==> flow/design.v <==
module alu(
    input   wire    [4:0]   opcode,
    input   wire    [15:0]  a,
    input   wire    [15:0]  b,
    output  logic   [15:0]  out
);
always_comb begin
    casez (opcode)
        5'd0:    out = a + b;
        5'd1:    out = a - b;
        5'd2:    out = $signed(a) * $signed(b);
        5'd3:    out = a & b;
        5'd4:     out = a | b;
        5'd5:    out = a ^ b;
        5'd6:    out = a << b;
        5'd7:    out = a >> b;
        5'd8:   out = $signed(a) >>> b;
        5'd9:     out = 16'(a == b);
        5'd10:    out = 16'(a != b);
        5'd11:     out = 16'($signed(a) < $signed(b));
        5'd12:     out = 16'($signed(a) <= $signed(b));
        5'd13:     out = 16'($signed(a) > $signed(b));
        5'd14:     out = 16'($signed(a) >= $signed(b));
        5'd15:    out = 16'(a < b);
        default: out = 16'b0;
    endcase
end
endmodule
module stack
#(
    parameter WIDTH = 5,  
    parameter SIZE  = 32
)
(
    input wire clk,
    input wire [WIDTH-1:0] mem_dout_addr0,
    output wire [15:0] mem_dout0,
    input wire [WIDTH-1:0] mem_dout_addr1,
    output wire [15:0] mem_dout1,
    input wire we,
    input wire [WIDTH-1:0] mem_din_addr,
    input wire [15:0] mem_din
);
reg [15:0] data [SIZE-1:0];
always @(posedge clk) begin
    if (we) begin
        data[mem_din_addr] <= mem_din;
    end
end
assign mem_dout0 = data[mem_dout_addr0];  
assign mem_dout1 = data[mem_dout_addr1];  
endmodule
module rstack
#(
    parameter WIDTH         = 4,
    parameter SIZE          = 16,
    parameter DATA_WIDTH    = 13
)
(
    input   wire                    clk,
    input   wire [WIDTH-1:0]        mem_dout_addr,
    output  wire [DATA_WIDTH-1:0]   mem_dout,
    input   wire                    we,
    input   wire [WIDTH-1:0]        mem_din_addr,
    input   wire [DATA_WIDTH-1:0]   mem_din
);
reg [DATA_WIDTH-1:0] data [SIZE-1:0];
always @(posedge clk) begin
    if (we) begin
        data[mem_din_addr] <= mem_din;
    end
end
assign mem_dout = data[mem_dout_addr];  
endmodule
module cpu
#(
    parameter CODE_ADDR_WIDTH   = 13,
    parameter DATA_ADDR_WIDTH   = 13,
    parameter STACK_DEPTH       = 5,
    parameter RSTACK_DEPTH      = 4,
    parameter FP                = (1 << 13) - (1 << 6) * 6 - 16 - 16 * 4
)
(
    input   wire                        clk,
    input   wire                        reset,           
    input   wire                        resume,          
    output  wire [CODE_ADDR_WIDTH-1:0]  code_addr,       
    input   wire [15:0]                 instruction,     
    output  wire [DATA_ADDR_WIDTH-1:0]  mem_addr,        
    input   wire [15:0]                 mem_din,         
    output  wire                        mem_dout_we,     
    output  wire [15:0]                 mem_dout         
);
reg     [STACK_DEPTH-1:0] sp;    
logic   [STACK_DEPTH-1:0] sp_new;
wire    [STACK_DEPTH-1:0] sp_plus_1  = sp + 1;
wire    [STACK_DEPTH-1:0] sp_minus_1 = sp - 1;
wire    [15:0] stack_top;        
logic   [15:0] stack_top_new;
wire    [15:0] stack_pre_top;    
logic write_to_stack;            
stack #(
    .WIDTH(STACK_DEPTH),
    .SIZE(1 << STACK_DEPTH)
)
stack(
    .clk(clk),
    .mem_dout_addr0(sp),
    .mem_dout0(stack_top),
    .mem_dout_addr1(sp_minus_1),
    .mem_dout1(stack_pre_top),
    .we(write_to_stack),
    .mem_din_addr(sp_new),
    .mem_din(stack_top_new)
);
reg     [RSTACK_DEPTH-1:0] rsp;              
logic   [RSTACK_DEPTH-1:0] rsp_new;
reg     [CODE_ADDR_WIDTH-1:0] rstack_top;    
logic   [CODE_ADDR_WIDTH-1:0] rstack_top_new;
logic write_to_rstack;                       
rstack #(
    .WIDTH(RSTACK_DEPTH),
    .SIZE(1 << RSTACK_DEPTH),
    .DATA_WIDTH(CODE_ADDR_WIDTH)
)
rstack(
    .clk(clk),
    .mem_dout_addr(rsp),
    .mem_dout(rstack_top),
    .we(write_to_rstack),
    .mem_din_addr(rsp_new),
    .mem_din(rstack_top_new)
);
wire [15:0] instr       = reset ? 18944 : instruction;  
wire [15:0] instr_simm9 = {{7{instr[8]}}, instr[8:0]};
wire [15:0] instr_imm13 = {3'b0, instr[12:0]};
wire [4:0]  opcode      = instr[14:10];
wire cmd_type   = instr[15];     
wire mode       = instr[9];      
reg     [CODE_ADDR_WIDTH-1:0] pc;    
logic   [CODE_ADDR_WIDTH-1:0] pc_new;
wire    [CODE_ADDR_WIDTH-1:0] pc_plus_1 = pc + 1;
wire    [CODE_ADDR_WIDTH-1:0] pc_jz     = (~|stack_top) ? instr_imm13[12:0] : pc_plus_1;
reg     [DATA_ADDR_WIDTH-1:0] fp;    
logic   [DATA_ADDR_WIDTH-1:0] fp_new;
reg     wait_flag;
logic   wait_flag_new;
assign code_addr = pc_new;
wire [DATA_ADDR_WIDTH-1:0] mem_abs_addr =  (mode ?
                                            fp :
                                            stack_top[DATA_ADDR_WIDTH-1:0]
                                            ) + instr_simm9[DATA_ADDR_WIDTH-1:0];
assign mem_dout_we   = (!cmd_type && opcode == 5'd17) ? 1'b1 : 1'b0;
assign mem_dout      = mode ? stack_top : stack_pre_top;
assign mem_addr = mem_abs_addr;
wire [15:0] alu_x = mode ? stack_top : stack_pre_top;
wire [15:0] alu_y = mode ? instr_simm9 : stack_top;
wire [15:0] alu_out;
wire is_alu = !cmd_type && opcode < 5'd16;
alu alu(
    .opcode(opcode),
    .a(alu_x),
    .b(alu_y),
    .out(alu_out)
);
always_comb begin
    casez ({cmd_type, opcode, wait_flag, resume})
        8'b?_??_???_?_1:     pc_new = pc_plus_1;          
        8'b?_??_???_1_0,                                  
        {1'b0, 5'd23, 2'b0}: pc_new = pc;                 
        8'b1_00_???_0_0,                                  
        8'b1_10_???_0_0:     pc_new = instr_imm13[12:0];  
        8'b1_01_???_0_0:     pc_new = pc_jz;              
        {1'b0, 5'd20, 2'b0}:  pc_new = rstack_top;         
        default:             pc_new = pc_plus_1;
    endcase
end
always_comb begin
    case ({cmd_type, opcode})
        {1'b0, 5'd18}: fp_new = fp - instr_simm9[DATA_ADDR_WIDTH-1:0];
        {1'b0, 5'd20}:    fp_new = fp + instr_simm9[DATA_ADDR_WIDTH-1:0];
        {1'b0, 5'd19}: fp_new = stack_top[DATA_ADDR_WIDTH-1:0];
        default:         fp_new = fp;
    endcase
end
always_comb begin
    casez ({cmd_type, opcode})
        6'b1_10_???: rstack_top_new = pc_plus_1;  
        default:     rstack_top_new = DATA_ADDR_WIDTH'('x);
    endcase
end
always_comb begin
    casez ({cmd_type, opcode})
        6'b1_10_???:  rsp_new = rsp + 1;  
        {1'b0, 5'd20}: rsp_new = rsp - 1;
        default:      rsp_new = rsp;
    endcase
end
always_comb begin
    casez ({cmd_type, opcode})
        6'b1_10_???: write_to_rstack = 1'b1;  
        default:     write_to_rstack = 1'b0;
    endcase
end
always_comb begin
    casez ({cmd_type, is_alu, opcode})
        {2'b00, 5'd16},
        7'b01?????:         sp_new = mode ? sp : sp_minus_1;     
        {2'b00, 5'd17}:    sp_new = mode ? sp_minus_1 : sp - 2;
        {2'b00, 5'd19},
        {7'b10_01_???}:     sp_new = sp_minus_1;                 
        {2'b00, 5'd21},
        {2'b00, 5'd22},
        7'b10_11_???:       sp_new = sp_plus_1;                  
        default:            sp_new = sp;                         
    endcase
end
always_comb begin
    casez ({cmd_type, is_alu, opcode})
        7'b01?????:         stack_top_new = alu_out;         
        {2'b00, 5'd21}: stack_top_new = instr_simm9;
        {2'b00, 5'd22}:  stack_top_new = mem_din;
        7'b10_11_???:       stack_top_new = instr_imm13;     
        default:            stack_top_new = 16'bx;
    endcase
end
always_comb begin
    casez ({cmd_type, is_alu, opcode})
        7'b01?????,                                  
        {2'b00, 5'd21},
        {2'b00, 5'd22},
        7'b10_11_???:       write_to_stack = 1'b1;   
        default:            write_to_stack = 1'b0;
    endcase
end
always_comb begin
    casez({cmd_type, opcode, resume})
        {1'b0, 5'd23, 1'b0}: wait_flag_new = 1'b1;
        {7'b?_?????_1}:      wait_flag_new = 1'b0;
        default:             wait_flag_new = wait_flag;
    endcase
end
always_ff @(posedge clk) begin
    if (reset) begin
        pc  <= {CODE_ADDR_WIDTH{1'b1}};
        sp  <= STACK_DEPTH'(0);
        rsp <= RSTACK_DEPTH'(0);
        fp  <= DATA_ADDR_WIDTH'(FP);
        wait_flag <= 1'b0;
    end else begin
        pc  <= pc_new;
        sp  <= sp_new;
        rsp <= rsp_new;
        fp  <= fp_new;
        wait_flag <= wait_flag_new;
    end
end
endmodule
**From RTL to reports: cpu**

Tool output for the design above, in the order of the flow.
Lines are those of the file above, counted from 1.
Cell names lack the library's common part.
The mark - stands for no value.

- Top: cpu
- Clock input: clk
- Library: sky130hd
- Library corner: tt_025C_1v80

**Elaborated design**

Source: Yosys, flattened and elaborated, memories not mapped. Widths are those after wreduce. Print and check cells do not count.
Yosys's memory passes give these memory sizes; they may raise the number of words (mostly to a power of two), join words into wider ones and drop unused or constant bits.

- Bits in registers: 36
- RAM bits: 720
- Word width x clocked read ports: 29
- Memory cells: 2
- Word-level cells: 107

- Add/sub/neg operators: 11
- Multipliers: 1
- Order comparisons: 6
- Equal/unequal tests: 37
- Shift operators: 3
- Multiplexer cells: 26
- Bitwise operators: 3
- Reductions and logical operators: 13

Memory list:

| memory | words | bits a word | read ports | write ports | RTL line | source |
|---|---|---|---|---|---|---|
| stack.data | 32 | 16 | 2 | 1 | 44 | `reg [15:0] data [SIZE-1:0];` |
| rstack.data | 16 | 13 | 1 | 1 | 67 | `reg [DATA_WIDTH-1:0] data [SIZE-1:0];` |

Operators with widths:

| cell | number |
|---|---|
| 16-bit by 16-bit multiplier with 16-bit output | 1 |
| 16-bit parallel mux with 16-bit select | 1 |
| 16-bit parallel mux with 4-bit select | 1 |
| 16-bit 2-to-1 mux | 4 |
| 13-bit parallel mux with 4-bit select | 1 |
| 13-bit 2-to-1 mux | 4 |
| 5-bit by 4-bit == test with 1-bit output with constant B | 8 |
| 13-bit parallel mux with 3-bit select | 1 |
| 7-bit by 5-bit == test with 1-bit output with constant B | 5 |
| 16-bit < comparator | 2 |
| 13-bit adder | 2 |
| 5-bit by 3-bit == test with 1-bit output with constant B | 4 |
| 5-bit == test with constant B | 4 |
| 5-bit parallel mux with 4-bit select | 1 |
| 5-bit 2-to-1 mux | 4 |
| 6-bit by 5-bit == test with 1-bit output with constant B | 3 |
| 16-bit adder | 1 |
| 16-bit subtractor | 1 |
| 16-bit >= comparator | 1 |
| 16-bit greater-than comparator | 1 |
| 16-bit less-or-equal comparator | 1 |
| 16-bit == test | 1 |
| 16-bit != test | 1 |
| 16-bit bitwise AND | 1 |
| 16-bit bitwise OR | 1 |
| 16-bit bitwise XOR | 1 |
| 16-bit by 16-bit << shifter with 16-bit output | 1 |
| 16-bit by 16-bit >> shifter with 16-bit output | 1 |

Not listed: further kinds 30, cells in them 42.

**Logic depth**

Yosys ltp: most cells in a row. Word level: on the elaborated netlist, between registers, memories and ports. Mapped: between sequential cells and ports; inverters and the memories' decode and read muxes count.

- Word-level depth: 7
- ABC_AREA: 1
- Gate-level depth with buffers: 49
- Gate-level depth less buffers: 43

**Netlist**

Source: synth_stat.txt of the flow (Yosys; design flattened, memories mapped). It holds for the ABC_AREA given above (unset counts as 0); a run with the other value may have another netlist.
The area totals of this step are shown rounded.

Cell types:

| cell | number | area in all (um2) |
|---|---|---|
| edfxtp_1 | 720 | 2.16E+04 |
| nand2_1 | 1690 | 6.34E+03 |
| nand3_1 | 634 | 3.17E+03 |
| nor2_1 | 611 | 2293.45 |
| inv_1 | 520 | 1.95E+03 |
| o21ai_0 | 390 | 1.95E+03 |
| ha_1 | 144 | 1.8E+03 |
| fa_1 | 83 | 1.66E+03 |
| a21oi_1 | 203 | 1.02E+03 |
| dfxtp_1 | 36 | 720.691 |
| buf_2 | 110 | 550.528 |
| clkbuf_1 | 114 | 427.91 |
| o211ai_1 | 55 | 412.896 |
| xor2_1 | 43 | 376.611 |
| o221ai_1 | 37 | 324.061 |
| o22ai_1 | 51 | 319.056 |
| buf_6 | 28 | 315.302 |
| buf_4 | 37 | 277.766 |

Other cell types: 43; their cells: 308.

- Standard cells after synthesis: 5814
- Mapped area: 0.048 mm2
- Sequential area: 0.022 mm2
- Flip-flop cells: 756

**Timing after synthesis**

Path of least setup slack by OpenSTA after synthesis, without wires, with an ideal clock, recovery checks aside; 20% of the period is set as input and as output delay. Where synthesis merged equal registers, the netlist keeps one of their names.

- Path kind: input to register
- From: in instruction[9]
- To: mem stack.data[0][14]
- Clock period: 10000 ps
- External input delay: 2000 ps
- Setup time: 486 ps
- Launch time at the first pin: 2000 ps
- Data arrival time: 8964 ps
- Data required time: 9514 ps
- Path slack: 551 ps
- Path delay: 7450 ps
- Stages: 27
- Buffers on the path: 5
- Synthesis period reached: 9449 ps

"path delay" is the arrival time less input delay plus setup time.
"stages" counts driving pins, that of a launching flip-flop among them; a cell with two outputs on the path counts twice.
"synthesis period reached" is the clock period less the worst setup slack; recovery checks do not enter. This is arithmetic on one report: input and output delays are still those of the set period (20% each).

- Cell sequence: buf_2 -> nor2_2 -> buf_2 -> buf_2 -> nor2_1 -> a21oi_2 -> clkbuf_1 -> clkbuf_1 -> nand2_1 -> fa_1 -> fa_1 -> inv_1 -> fa_1 -> fa_1 -> fa_1 -> inv_1 -> fa_1 -> inv_1 -> ha_1 -> inv_1 -> nor4_1 -> inv_1 -> o2111ai_1 -> a21oi_1 -> o21a_1 -> a2111oi_0 -> nand4_1

Ends and longest elaborated chain, post-synthesis:

| what | RTL line | source |
|---|---|---|
| from (decl) | 88 | `input   wire [15:0]                 instruction,` |
| to (decl) | 44 | `reg [15:0] data [SIZE-1:0];` |

No chain of elaborated cells between the ends is given.

**Path in the finished layout**

Path of least setup slack in the final report of job 2 (OpenROAD, finished layout, wires in). Where an end is a register, its clock arrival counts in the times.
The report prints the path's times to 10 ps; the period is as set.

- Path kind: register to register
- From: reg sp[2]
- To: mem stack.data[14][10]
- Clock period: 10000 ps
- Setup time: 310 ps
- Launch time at the first pin: 670 ps
- Data arrival time: 10220 ps
- Data required time: 10340 ps
- Path slack: 130 ps
- Stages: 38
- Buffers on the path: 3

- Cell sequence: dfxtp_2 -> inv_4 -> buf_4 -> nor2_4 -> buf_4 -> nand3_1 -> nand2_1 -> nor2_1 -> nand2_1 -> nand3_1 -> nand2_1 -> inv_1 -> nor2_1 -> fa_1 -> inv_1 -> fa_1 -> inv_1 -> ha_1 -> [... 2 more ...] -> inv_1 -> ha_1 -> inv_1 -> fa_1 -> inv_1 -> ha_1 -> inv_1 -> nor4_1 -> nand2_1 -> nand2_1 -> inv_1 -> nor2_1 -> inv_1 -> nand3_1 -> nand4_1 -> a21oi_1 -> nand3_1 -> buf_4

Ends and longest elaborated chain, after layout:

| what | RTL line | source |
|---|---|---|
| from (decl) | 94 | `reg     [STACK_DEPTH-1:0] sp;` |
| from (assign) | 246 | `sp  <= STACK_DEPTH'(0);` |
| from (assign) | 252 | `sp  <= sp_new;` |
| to (decl) | 44 | `reg [15:0] data [SIZE-1:0];` |

No chain of elaborated cells between the ends is given.
Some nets on the timed path still bear RTL names; the line given drives or declares the net.

Named nets, after layout:

| signal | RTL line | source |
|---|---|---|
| stack.mem_din[10] | 219 | `casez ({cmd_type, is_alu, opcode})` |

## Implementation results

Design cpu on sky130hd. What follows are 3 stored runs of the flow, each under its own settings; their order means nothing. The constraints put input and output delay at 20% of the set period each and load the outputs with 0.01 pF.
"achieved period": clock period set for the run, less the worst setup slack. It is reckoned from that one timing run; input and output delays stay at 20% of the period that was set.
"worst path time" = time allowed to the worst setup path (clock period - input delay - output delay, where it has them) - its slack; a late launch clock adds to it, a late capture clock takes from it.
"power" is the tool's figure for a default switching activity; nothing was simulated.
"worst path time" is known to 10 ps.
Measured values are rounded.

### Job 1

==> flow/run.sh <==
#!/bin/bash
# the make line also repeats the synthesis and layout settings of config.mk as NAME=value (left out here)
make -C /OpenROAD-flow-scripts/flow DESIGN_CONFIG=/design/flow/config.mk WORK_HOME=/design/flow/orfs CLKGATE_MAP_FILE= finish
==> flow/config.mk <==
export PLATFORM = sky130hd
export DESIGN_NAME = cpu
export DESIGN_NICKNAME = cpu
export VERILOG_FILES = /design/flow/design.v
export SDC_FILE = /design/flow/constraint.sdc
export NUM_CORES = 4
export LEC_CHECK = 0
export CAP_MARGIN = 10
export CELL_PAD_IN_SITES_DETAIL_PLACEMENT = 1
export CELL_PAD_IN_SITES_GLOBAL_PLACEMENT = 0
export CORE_ASPECT_RATIO = 0.56
export CORE_MARGIN = 4
export CORE_UTILIZATION = 52
export CTS_CLUSTER_DIAMETER = 97
export GPL_ROUTABILITY_DRIVEN = 0
export GPL_TIMING_DRIVEN = 0
export MIN_ROUTING_LAYER = met2
export PLACE_DENSITY = 0.88
export SETUP_SLACK_MARGIN = -0.07
export SLEW_MARGIN = 15
export TNS_END_PERCENT = 95
==> flow/constraint.sdc <==
create_clock -name core_clock -period 10.8 [get_ports {clk}]
set_input_delay 2.1600 -clock core_clock [delete_from_list [all_inputs] [get_ports {clk}]]
set_output_delay 2.1600 -clock core_clock [all_outputs]
set_load 0.01 [all_outputs]

Outcome of job 1: did not finish, routing stopped with GRT-0116

### Job 2

==> flow/run.sh <==
#!/bin/bash
# the make line also repeats the synthesis and layout settings of config.mk as NAME=value (left out here)
make -C /OpenROAD-flow-scripts/flow DESIGN_CONFIG=/design/flow/config.mk WORK_HOME=/design/flow/orfs CLKGATE_MAP_FILE= finish
==> flow/config.mk <==
export PLATFORM = sky130hd
export DESIGN_NAME = cpu
export DESIGN_NICKNAME = cpu
export VERILOG_FILES = /design/flow/design.v
export SDC_FILE = /design/flow/constraint.sdc
export NUM_CORES = 4
export LEC_CHECK = 0
export ABC_AREA = 1
export CAP_MARGIN = 20
export CELL_PAD_IN_SITES_DETAIL_PLACEMENT = 2
export CELL_PAD_IN_SITES_GLOBAL_PLACEMENT = 3
export CORE_MARGIN = 8
export CORE_UTILIZATION = 42
export CTS_CLUSTER_DIAMETER = 193
export CTS_CLUSTER_SIZE = 18
export GPL_TIMING_DRIVEN = 1
export HOLD_SLACK_MARGIN = 0.18
export MAX_ROUTING_LAYER = met4
export MIN_ROUTING_LAYER = met2
export PLACE_DENSITY_LB_ADDON = 0.26
export SLEW_MARGIN = 20
export TNS_END_PERCENT = 5
==> flow/constraint.sdc <==
create_clock -name core_clock -period 10.0 [get_ports {clk}]
set_input_delay 2.0000 -clock core_clock [delete_from_list [all_inputs] [get_ports {clk}]]
set_output_delay 2.0000 -clock core_clock [all_outputs]
set_load 0.01 [all_outputs]

Results of job 2:
- Area of the synthesized netlist: 0.048 mm2
- Die outline area: 0.12 mm2
- Standard-cell area after layout: 0.052 mm2
- Post-route utilization: 46%
- Setup slack of the worst path: 130 ps
- Setup TNS: 0 ps
- Worst-case hold slack: 540 ps
- Power: 0.012 W
- Achieved period: 9871 ps
- Worst path time: 9870 ps
- Class of the worst setup path: register to register

### Job 3

==> flow/run.sh <==
#!/bin/bash
# the make line also repeats the synthesis and layout settings of config.mk as NAME=value (left out here)
make -C /OpenROAD-flow-scripts/flow DESIGN_CONFIG=/design/flow/config.mk WORK_HOME=/design/flow/orfs CLKGATE_MAP_FILE= finish
==> flow/config.mk <==
export PLATFORM = sky130hd
export DESIGN_NAME = cpu
export DESIGN_NICKNAME = cpu
export VERILOG_FILES = /design/flow/design.v
export SDC_FILE = /design/flow/constraint.sdc
export NUM_CORES = 4
export LEC_CHECK = 0
export CAP_MARGIN = 15
export CELL_PAD_IN_SITES_DETAIL_PLACEMENT = 2
export CELL_PAD_IN_SITES_GLOBAL_PLACEMENT = 1
export CORE_MARGIN = 2
export CORE_UTILIZATION = 40
export SLEW_MARGIN = 20
==> flow/constraint.sdc <==
create_clock -name core_clock -period 10.0 [get_ports {clk}]
set_input_delay 2.0000 -clock core_clock [delete_from_list [all_inputs] [get_ports {clk}]]
set_output_delay 2.0000 -clock core_clock [all_outputs]
set_load 0.01 [all_outputs]

Results of job 3:
- Area of the synthesized netlist: 0.045 mm2
- Die outline area: 0.11 mm2
- Standard-cell area after layout: 0.051 mm2
- Post-route utilization: 46%
- Setup slack of the worst path: 340 ps
- Setup TNS: 0 ps
- Worst-case hold slack: 540 ps
- Power: 0.014 W
- Achieved period: 9655 ps
- Worst path time: 9660 ps
- Class of the worst setup path: register to register
